==> flow/design.v <==
`timescale 1ns / 1ps
module SCALER_CLOCK_v2(
		input clk33_i,
		input rst_i,
		output khz_clk_o
    );
	localparam [15:0] MATCH = 33333;
	reg [15:0] counter;
	reg khz_clk;
	always @(posedge clk33_i) begin
		if (rst_i) begin
			counter <= {16{1'b0}};
			khz_clk <= 1'b0;
		end else begin
			if (khz_clk) counter <= {16{1'b0}};
			else counter <= counter + 1;
			khz_clk <= (counter == MATCH);
		end
	end
	assign khz_clk_o = khz_clk;
endmodule
`timescale 1ns / 1ps
module ANITA3_scaler(
		clk_i,
		rst_i,
		pps_i,
		count_i,
		scaler_o
    );
	parameter WIDTH = 8;
	parameter PRESCALE = 0;
	input clk_i;
	input rst_i;
	input pps_i;
	input count_i;
	output [WIDTH-1:0] scaler_o;
	reg [WIDTH+PRESCALE-1:0] counter;
	wire [WIDTH+PRESCALE:0] counter_plus_one = counter + 1;
	reg [WIDTH-1:0] scaler;
	always @(posedge clk_i) begin
		if (rst_i) begin
			counter <= {WIDTH+PRESCALE{1'b0}};
			scaler <= {WIDTH{1'b0}};
		end else begin
			if (pps_i) counter <= {WIDTH+PRESCALE{1'b0}};
			else if (count_i && !counter_plus_one[WIDTH+PRESCALE]) counter <= counter_plus_one;
			if (pps_i) scaler <= counter[PRESCALE +: WIDTH];
		end
	end
	assign scaler_o = scaler;
endmodule
`timescale 1ns / 1ps
module SCALER_TOPv2(
		input clk33_i,
		input rst_i,
		input [16:0] scal_i,
		input [4:0] scal_addr_i,
		input scal_rd_i,
		output [15:0] scal_dat_o,
		output [15:0] refpulse_cnt_o
    );
	wire update_scalers;
	SCALER_CLOCK_v2 u_clk(.clk33_i(clk33_i),
								 .rst_i(rst_i),
								 .khz_clk_o(update_scalers));
	wire [15:0] scaler_data_out[31:0];
	reg [1:0] ref_pulse_reg;
	reg [15:0] ref_pulse_counter;
	reg [15:0] ref_pulse_count;
	reg [15:0] gated_scaler;
	wire [15:0] ref_pulse_in = {16{scal_i[0]}};
	always @(posedge clk33_i) begin
		if (rst_i) begin
			gated_scaler <= {16{1'b0}};
			ref_pulse_reg <= {2{1'b0}};
			ref_pulse_counter <= {16{1'b0}};
			ref_pulse_count <= {16{1'b0}};
		end else begin
			gated_scaler <= ref_pulse_in & scal_i[16:1];
			ref_pulse_reg <= {ref_pulse_reg[0],scal_i[0]};
			if (update_scalers) ref_pulse_counter <= {16{1'b0}};
			else if (ref_pulse_reg[0] && !ref_pulse_reg[1]) ref_pulse_counter <= ref_pulse_counter + 1;
			if (update_scalers) ref_pulse_count <= ref_pulse_counter;
		end
	end
	generate
		genvar trig, ant;
		for (trig=0;trig<4;trig=trig+1) begin : L1
			ANITA3_scaler #(.WIDTH(16),.PRESCALE(0)) u_l1_scaler(.clk_i(clk33_i),
																				  .rst_i(rst_i),
																				  .pps_i(update_scalers),
																				  .count_i(scal_i[1+trig]),
																				  .scaler_o(scaler_data_out[12+trig]));
			ANITA3_scaler #(.WIDTH(16),.PRESCALE(0)) u_l1_mon_scaler(.clk_i(clk33_i),
																				  .rst_i(rst_i),
																				  .pps_i(update_scalers),
																				  .count_i(gated_scaler[trig]),
																				  .scaler_o(scaler_data_out[28+trig]));
		end
		for (ant=0;ant<12;ant=ant+1) begin : ANT
			ANITA3_scaler #(.WIDTH(16),.PRESCALE(0)) u_ant_scaler(.clk_i(clk33_i),
																					.rst_i(rst_i),
																					.pps_i(update_scalers),
																					.count_i(scal_i[5+ant]),
																					.scaler_o(scaler_data_out[ant]));
			ANITA3_scaler #(.WIDTH(16),.PRESCALE(0)) u_ant_mon_scaler(.clk_i(clk33_i),
																					.rst_i(rst_i),
																					.pps_i(update_scalers),
																					.count_i(gated_scaler[4+ant]),
																					.scaler_o(scaler_data_out[16+ant]));
		end
	endgenerate
	reg scaler_bank;
	reg [31:0] scaler_ram[63:0];
	reg [31:0] scaler_out;
	reg reading;
	reg updating;
	reg was_updating;
	reg maybe_reading_too_slow;
	reg [4:0] scaler_addr_count;
	wire [5:0] scaler_addr_count_plus_one = scaler_addr_count + 1;
	always @(posedge clk33_i) begin
		if (updating && !rst_i)
			scaler_ram[{scaler_bank,scaler_addr_count}] <= {ref_pulse_count,scaler_data_out[scaler_addr_count]};
		scaler_out <= scaler_ram[{!scaler_bank,scal_addr_i}];
	end
	always @(posedge clk33_i) begin	
		if (rst_i) begin
			scaler_bank <= 1'b0;
			reading <= 1'b0;
			updating <= 1'b0;
			was_updating <= 1'b0;
			maybe_reading_too_slow <= 1'b0;
			scaler_addr_count <= {5{1'b0}};
		end else begin
		if (update_scalers) updating <= 1;
		else if (scaler_addr_count_plus_one[5]) updating <= 0;
		if (updating) scaler_addr_count <= scaler_addr_count_plus_one;
		if ((scal_addr_i == {5{1'b0}}) && scal_rd_i)
			reading <= 1;
		else if ((scal_addr_i == {5{1'b1}}) && scal_rd_i) 
			reading <= 0;
		else if (update_scalers && maybe_reading_too_slow)
			reading <= 0;
		if (!reading) maybe_reading_too_slow <= 0;
		else if (update_scalers && reading) maybe_reading_too_slow <= 1;
		was_updating <= updating;
		if (!updating && was_updating && !reading) scaler_bank <= ~scaler_bank;		
		end
	end
	assign scal_dat_o = scaler_out[15:0];
	assign refpulse_cnt_o = scaler_out[31:16];
endmodule
Wiki page: SCALER_TOPv2 / tool data

* Tool chain data of SCALER_TOPv2
Tool output for the design above before and after an edit, in the order of the flow.
"unedited" refers to lines of the RTL above, "edited" to lines of the edited file.
"change" is "edited" less "unedited", of the values as shown; "relative change" is that difference over "unedited", in percent.
Operators carry their Yosys type and port widths (W data, S select, Z words).
Cell names lack the library's common part.
The mark n/a stands for no value.
- Design top :: SCALER_TOPv2
- Clock port :: clk33_i
- Cell library :: sky130hd
- Timing corner :: tt_025C_1v80

* Edit of the RTL
The edit as a unified diff against the file above.
This change comes from a script, not from a designer. No optimisation was intended, and the edited design may behave differently.
#+begin_src diff
@@ -54,5 +54,5 @@
 		input clk33_i,
 		input rst_i,
-		input [16:0] scal_i,
+		input [16:0] scal_i_pad,
 		input [4:0] scal_addr_i,
 		input scal_rd_i,
@@ -60,4 +60,6 @@
 		output [15:0] refpulse_cnt_o
     );
+	reg [16:0] scal_i;
+	always @(posedge clk33_i) scal_i <= scal_i_pad;
 	wire update_scalers;
 	SCALER_CLOCK_v2 u_clk(.clk33_i(clk33_i),
#+end_src

* After elaboration
Yosys after proc, flatten, opt, wreduce and memory -nomap, before mapping. Print and check cells are not counted. Equal cells are merged and count once.
Memory sizes are those after Yosys's memory passes, which may raise the word count (mostly to a power of two), join words into wider ones and drop unused or constant bits.
** Word-level totals
- flip-flop bits (word level) :: unedited 1101, edited 1118, change +17, relative change +1.54%
- RAM bits :: unedited 2048, edited 2048, change 0, relative change 0.00%
- word width x clocked read ports :: unedited 32, edited 32, change 0, relative change 0.00%
- memories kept :: unedited 1, edited 1, change 0, relative change 0.00%
- bits of input ports :: unedited 25, edited 25, change 0, relative change 0.00%
- output and inout bits :: unedited 32, edited 32, change 0, relative change 0.00%
** Memory list
- words x width with read and write ports :: unedited scaler_ram 64 x 32 bit 1R1W, edited scaler_ram 64 x 32 bit 1R1W
** Cells by class
- add/sub/neg operators :: unedited 35, edited 35, change 0, relative change 0.00%
- equal/unequal tests :: unedited 33, edited 33, change 0, relative change 0.00%
- muxes and demuxes :: unedited 9, edited 9, change 0, relative change 0.00%
- bitwise operators :: unedited 3, edited 3, change 0, relative change 0.00%
- reductions and logical operators :: unedited 83, edited 83, change 0, relative change 0.00%
** Operators with widths
- $logic_and A1 B1 Y1 :: unedited 40, edited 40, change 0, relative change 0.00%
- $logic_not A1 Y1 :: unedited 37, edited 37, change 0, relative change 0.00%
- $add A16 B1 Y17 const B :: unedited 32, edited 32, change 0, relative change 0.00%
- $eq A5 B5 Y1 const B :: unedited 17, edited 17, change 0, relative change 0.00%
- $eq A5 B4 Y1 const B :: unedited 8, edited 8, change 0, relative change 0.00%
- $mux W1 :: unedited 6, edited 6, change 0, relative change 0.00%
- $eq A5 B3 Y1 const B :: unedited 4, edited 4, change 0, relative change 0.00%
- $add A16 B1 Y16 const B :: unedited 2, edited 2, change 0, relative change 0.00%
- $eq A5 B2 Y1 const B :: unedited 2, edited 2, change 0, relative change 0.00%
- $logic_not A5 Y1 :: unedited 2, edited 2, change 0, relative change 0.00%
- $not A1 Y1 :: unedited 2, edited 2, change 0, relative change 0.00%
- $reduce_or A2 Y1 :: unedited 2, edited 2, change 0, relative change 0.00%
- $add A5 B1 Y6 const B :: unedited 1, edited 1, change 0, relative change 0.00%
- $and A16 B16 Y16 :: unedited 1, edited 1, change 0, relative change 0.00%
- $eq A16 B16 Y1 const B :: unedited 1, edited 1, change 0, relative change 0.00%
- $eq A5 B1 Y1 const B :: unedited 1, edited 1, change 0, relative change 0.00%
- $mux W32 :: unedited 1, edited 1, change 0, relative change 0.00%
- $mux W6 :: unedited 1, edited 1, change 0, relative change 0.00%
- $pmux W16 S32 :: unedited 1, edited 1, change 0, relative change 0.00%
- $reduce_bool A2 Y1 :: unedited 1, edited 1, change 0, relative change 0.00%
- $reduce_bool A3 Y1 :: unedited 1, edited 1, change 0, relative change 0.00%

* Longest topological paths
Longest topological path by Yosys (ltp), each cell counted once; first at word level (registers and memories cut), then after technology mapping (sequential cells cut; the memories' decode and read muxes count).
** Logic depth
- word-level depth :: unedited 4, edited 4, change 0, relative change 0.00%
- ABC_AREA :: unedited 0, edited 0
- gate-level depth with buffers :: unedited 13, edited 15, change +2, relative change +15.38%
- gate-level depth less buffers :: unedited 8, edited 9, change +1, relative change +12.50%

* Mapped cells and area
Source: synth_stat.txt of the flow (Yosys; design flattened, memories mapped). It holds for the ABC_AREA given above (unset counts as 0); a run with the other value may have another netlist.
** Synthesis totals
- mapped cells :: unedited 8774, edited 8852, change +78, relative change +0.89%
- mapped area (sq um) :: unedited 128683.4, edited 129067.5, change +384.1, relative change +0.30%
- flip-flops :: unedited 3181, edited 3198, change +17, relative change +0.53%
- buffers :: unedited 496, edited 498, change +2, relative change +0.40%
** Cell types
- xor2_1 :: unedited 174, edited 282, change +108, relative change +62.07%
- nor2_1 :: unedited 1102, edited 1163, change +61, relative change +5.54%
- mux2_2 :: unedited 57, edited 116, change +59, relative change +103.51%
- mux4_2 :: unedited 553, edited 495, change -58, relative change -10.49%
- o2111ai_1 :: unedited 40, edited 91, change +51, relative change +127.50%
- nand2_1 :: unedited 321, edited 271, change -50, relative change -15.58%
- xnor2_1 :: unedited 156, edited 106, change -50, relative change -32.05%
- a31oi_1 :: unedited 64, edited 24, change -40, relative change -62.50%
- o211ai_1 :: unedited 78, edited 113, change +35, relative change +44.87%
- and3_1 :: unedited 93, edited 113, change +20, relative change +21.51%
- inv_1 :: unedited 76, edited 57, change -19, relative change -25.00%
- a21oi_1 :: unedited 151, edited 133, change -18, relative change -11.92%
- nor4_1 :: unedited 42, edited 24, change -18, relative change -42.86%
- dfxtp_1 :: unedited 1133, edited 1150, change +17, relative change +1.50%
- and2_1 :: unedited 45, edited 61, change +16, relative change +35.56%
- a211oi_1 :: unedited 102, edited 87, change -15, relative change -14.71%
- nand4_1 :: unedited 143, edited 129, change -14, relative change -9.79%
- a221oi_1 :: unedited 28, edited 15, change -13, relative change -46.43%
Not every row of either side is listed.
The figures by module come from a second, unflattened synthesis with its own total; it is not the netlist above.
** Unflattened totals
- cells (unflattened synthesis) :: unedited 8907, edited 9076, change +169, relative change +1.90%
- area total of the unflattened synthesis (sq um) :: unedited 131477.3, edited 131771.4, change +294.1, relative change +0.22%
Rows give one instance, submodules left out.
** By module, unedited
- SCALER_TOPv2 :: instances 1, cells 4145, area 85657.2 sq um, seq. area 63340.7 sq um
- ANITA3_scaler :: instances 32, cells 146, area 1407.6 sq um, seq. area 640.6 sq um
- SCALER_CLOCK_v2 :: instances 1, cells 90, area 777.0 sq um, seq. area 340.3 sq um
** By module, edited
- SCALER_TOPv2 :: instances 1, cells 4314, area 85951.2 sq um, seq. area 63681.1 sq um
- ANITA3_scaler :: instances 32, cells 146, area 1407.6 sq um, seq. area 640.6 sq um
- SCALER_CLOCK_v2 :: instances 1, cells 90, area 777.0 sq um, seq. area 340.3 sq um

* Worst setup path after synthesis
OpenSTA on the mapped netlist: ideal clock, no wires. The path of least setup slack (recovery checks aside). Input and output delay are each 20% of the period. Register names are those of the netlist, which keeps one name where synthesis merged equal registers.
** Path after synthesis
- path kind :: unedited register -> register, edited register -> register
- start point :: unedited register scaler_addr_count[0], edited register scaler_addr_count[4]
- end point :: unedited memory scaler_ram[0][13], edited memory scaler_ram[0][12]
- period (ns) :: unedited 10.0, edited 10.0, change 0.0, relative change 0.00%
- library setup time (ns) :: unedited 0.585, edited 0.585, change 0.000
- time at the first pin (ns) :: unedited 0.000, edited 0.000, change 0.000
- arrival (ns) :: unedited 4.782, edited 4.633, change -0.149, relative change -3.12%
- required time (ns) :: unedited 9.415, edited 9.415, change 0.000, relative change 0.00%
- setup slack (ns) :: unedited 4.634, edited 4.782, change +0.148
- delay of the path (ns) :: unedited 5.367, edited 5.218, change -0.149, relative change -2.78%
- stages :: unedited 14, edited 16, change +2, relative change +14.29%
- synthesis period reached (ns) :: unedited 5.366, edited 5.218, change -0.148, relative change -2.76%
"delay of the path" is the arrival time less input delay plus setup time.
"stages": output pins that drive a net of the path, with the launching flip-flop's if there is one; two outputs of one cell count as two.
"synthesis period reached" is the clock period less the worst setup slack; recovery checks do not enter. This is arithmetic on one report: input and output delays are still those of the set period (20% each).
Between the ends stands the longest chain of elaborated cells between them, by number of cells; it is not shown to be the way that was timed. Of several equally long chains one is given.
A line is the first line of the expression or statement that the cell stems from. Yosys adds cells for indexed reads and writes and turns some case tables into memories.
unedited: Ways into the end's enable are left out, as the timed path ends at the data pin.
Between the ends, after synthesis, unedited:
- Cells stage by stage :: dfxtp_1 -> ha_1 -> clkbuf_1 -> clkbuf_1 -> buf_1 -> and3_1 -> ha_1 -> clkbuf_1 -> nor4_1 -> nand2_1 -> or3_1 -> buf_2 -> buf_2 -> a41oi_1
- Length of the longest elaborated chain :: 3
- Elaborated cells between the ends (all ways) :: 34
- RTL lines with such cells :: 2
** Ends and longest elaborated chain, after synthesis, unedited
- start: declaration :: line 120 : reg [4:0] scaler_addr_count;
- start: assignment :: line 134 : scaler_addr_count <= {5{1'b0}};
- start: assignment :: line 138 : if (updating) scaler_addr_count <= scaler_addr_count_plus_one;
- $eq A5 B5 Y1 :: line 124 : scaler_ram[{scaler_bank,scaler_addr_count}] <= {ref_pulse_count,scaler_data_out[scaler_addr_count]};
- $pmux W16 S32 :: line 124
- $mux W32 :: line 123 : if (updating && !rst_i)
- end: declaration :: line 114 : reg [31:0] scaler_ram[63:0];
edited: Ways into the end's enable are left out, as the timed path ends at the data pin.
Between the ends, after synthesis, edited:
- Cells stage by stage :: dfxtp_1 -> buf_2 -> buf_2 -> buf_2 -> inv_1 -> buf_2 -> buf_1 -> ha_1 -> clkbuf_1 -> nor2_1 -> o2111a_1 -> o211ai_1 -> or2_2 -> clkbuf_1 -> buf_2 -> a41oi_1
- Length of the longest elaborated chain :: 3
- Elaborated cells between the ends (all ways) :: 34
- RTL lines with such cells :: 2
** Ends and longest elaborated chain, after synthesis, edited
- start: declaration :: line 122 : reg [4:0] scaler_addr_count;
- start: assignment :: line 136 : scaler_addr_count <= {5{1'b0}};
- start: assignment :: line 140 : if (updating) scaler_addr_count <= scaler_addr_count_plus_one;
- $eq A5 B5 Y1 :: line 126 : scaler_ram[{scaler_bank,scaler_addr_count}] <= {ref_pulse_count,scaler_data_out[scaler_addr_count]};
- $pmux W16 S32 :: line 126
- $mux W32 :: line 125 : if (updating && !rst_i)
- end: declaration :: line 116 : reg [31:0] scaler_ram[63:0];

* Path in the finished layout
From the final timing report of each run of pair A: the path of least setup slack in the routed layout; clock arrival at registers is part of the times.
** Path after layout
- path kind :: unedited register -> register, edited input -> register
- start point :: unedited register scaler_addr_count[3], edited input scal_addr_i[0]
- end point :: unedited memory scaler_ram[48][15], edited register scaler_out[25]
- period (ns) :: unedited 10.0, edited 10.0, change 0.0, relative change 0.00%
- input delay (ns) :: edited 2.00
- library setup time (ns) :: unedited 0.32, edited 0.18, change -0.14
- time at the first pin (ns) :: unedited 0.91, edited 2.00, change +1.09, relative change +119.78%
- arrival (ns) :: unedited 5.80, edited 5.93, change +0.13, relative change +2.24%
- required time (ns) :: unedited 10.60, edited 10.74, change +0.14, relative change +1.32%
- setup slack (ns) :: unedited 4.80, edited 4.81, change +0.01
- stages :: unedited 10, edited 7, change -3, relative change -30.00%
Between the ends stands the longest chain of elaborated cells between them, by number of cells; it is not shown to be the way that was timed. Of several equally long chains one is given.
unedited: Ways into the end's enable are left out, as the timed path ends at the data pin.
Between the ends, after layout, unedited:
- Cells stage by stage :: dfxtp_4 -> buf_4 -> buf_4 -> nor2b_2 -> buf_4 -> a222oi_1 -> o21ai_0 -> a2111oi_0 -> a41oi_4 -> buf_4
- Length of the longest elaborated chain :: 3
- Elaborated cells between the ends (all ways) :: 34
- RTL lines with such cells :: 2
** Ends and longest elaborated chain, after layout, unedited
- start: declaration :: line 120 : reg [4:0] scaler_addr_count;
- start: assignment :: line 134 : scaler_addr_count <= {5{1'b0}};
- start: assignment :: line 138 : if (updating) scaler_addr_count <= scaler_addr_count_plus_one;
- $eq A5 B5 Y1 :: line 124 : scaler_ram[{scaler_bank,scaler_addr_count}] <= {ref_pulse_count,scaler_data_out[scaler_addr_count]};
- $pmux W16 S32 :: line 124
- $mux W32 :: line 123 : if (updating && !rst_i)
- end: declaration :: line 114 : reg [31:0] scaler_ram[63:0];
Between the ends, after layout, edited:
- Cells stage by stage :: buf_8 -> buf_4 -> mux4_2 -> mux4_2 -> nor2b_1 -> a211oi_1 -> a21oi_1
** Ends and longest elaborated chain, after layout, edited
- start: declaration :: line 57 : input [4:0] scal_addr_i,
- end: declaration :: line 117 : reg [31:0] scaler_out;
edited: Chain of elaborated cells between the ends: none given.

* Measured runs
Runs of the flow (Yosys, OpenROAD) on both versions; the two runs of a pair have the same settings. The constraints put input and output delay at 20% of the set period each and load the outputs with 0.01 pF.
Flow settings, pair A:
- CORE_UTILIZATION :: 40
- PLACE_DENSITY :: 0.6
- period_ns :: 10.0
- CAP_MARGIN :: 20
- CORE_MARGIN :: 2
- SLEW_MARGIN :: 20
** Final reports, pair A
- cell area after synthesis (sq um) :: unedited 128683.4, edited 129067.5, change +384.1, relative change +0.30%
- overall die area (sq um) :: unedited 326264.0, edited 327230.0, change +966.0, relative change +0.30%
- utilization (%) :: unedited 45.6, edited 45.5, change -0.1
- setup slack of the worst path (ns) :: unedited 4.803, edited 4.814, change +0.011
- total negative slack (ns) :: unedited 0.000, edited 0.000, change 0.000
Flow settings, pair B:
- CAP_MARGIN :: 25
- CORE_UTILIZATION :: 41
- GPL_TIMING_DRIVEN :: 0
- MIN_ROUTING_LAYER :: met1
- PLACE_DENSITY_LB_ADDON :: 0.15
- SETUP_SLACK_MARGIN :: 0.54
- SLEW_MARGIN :: 35
- period_ns :: 6.71
- CORE_MARGIN :: 2
** Final reports, pair B
- cell area after synthesis (sq um) :: unedited 128683.4, edited 129067.5, change +384.1, relative change +0.30%
- overall die area (sq um) :: unedited 318361.0, edited 319304.0, change +943.0, relative change +0.30%
- utilization (%) :: unedited 49.3, edited 49.1, change -0.2
- setup slack of the worst path (ns) :: unedited 0.411, edited 0.378, change -0.033
- total negative slack (ns) :: unedited 0.000, edited 0.000, change 0.000
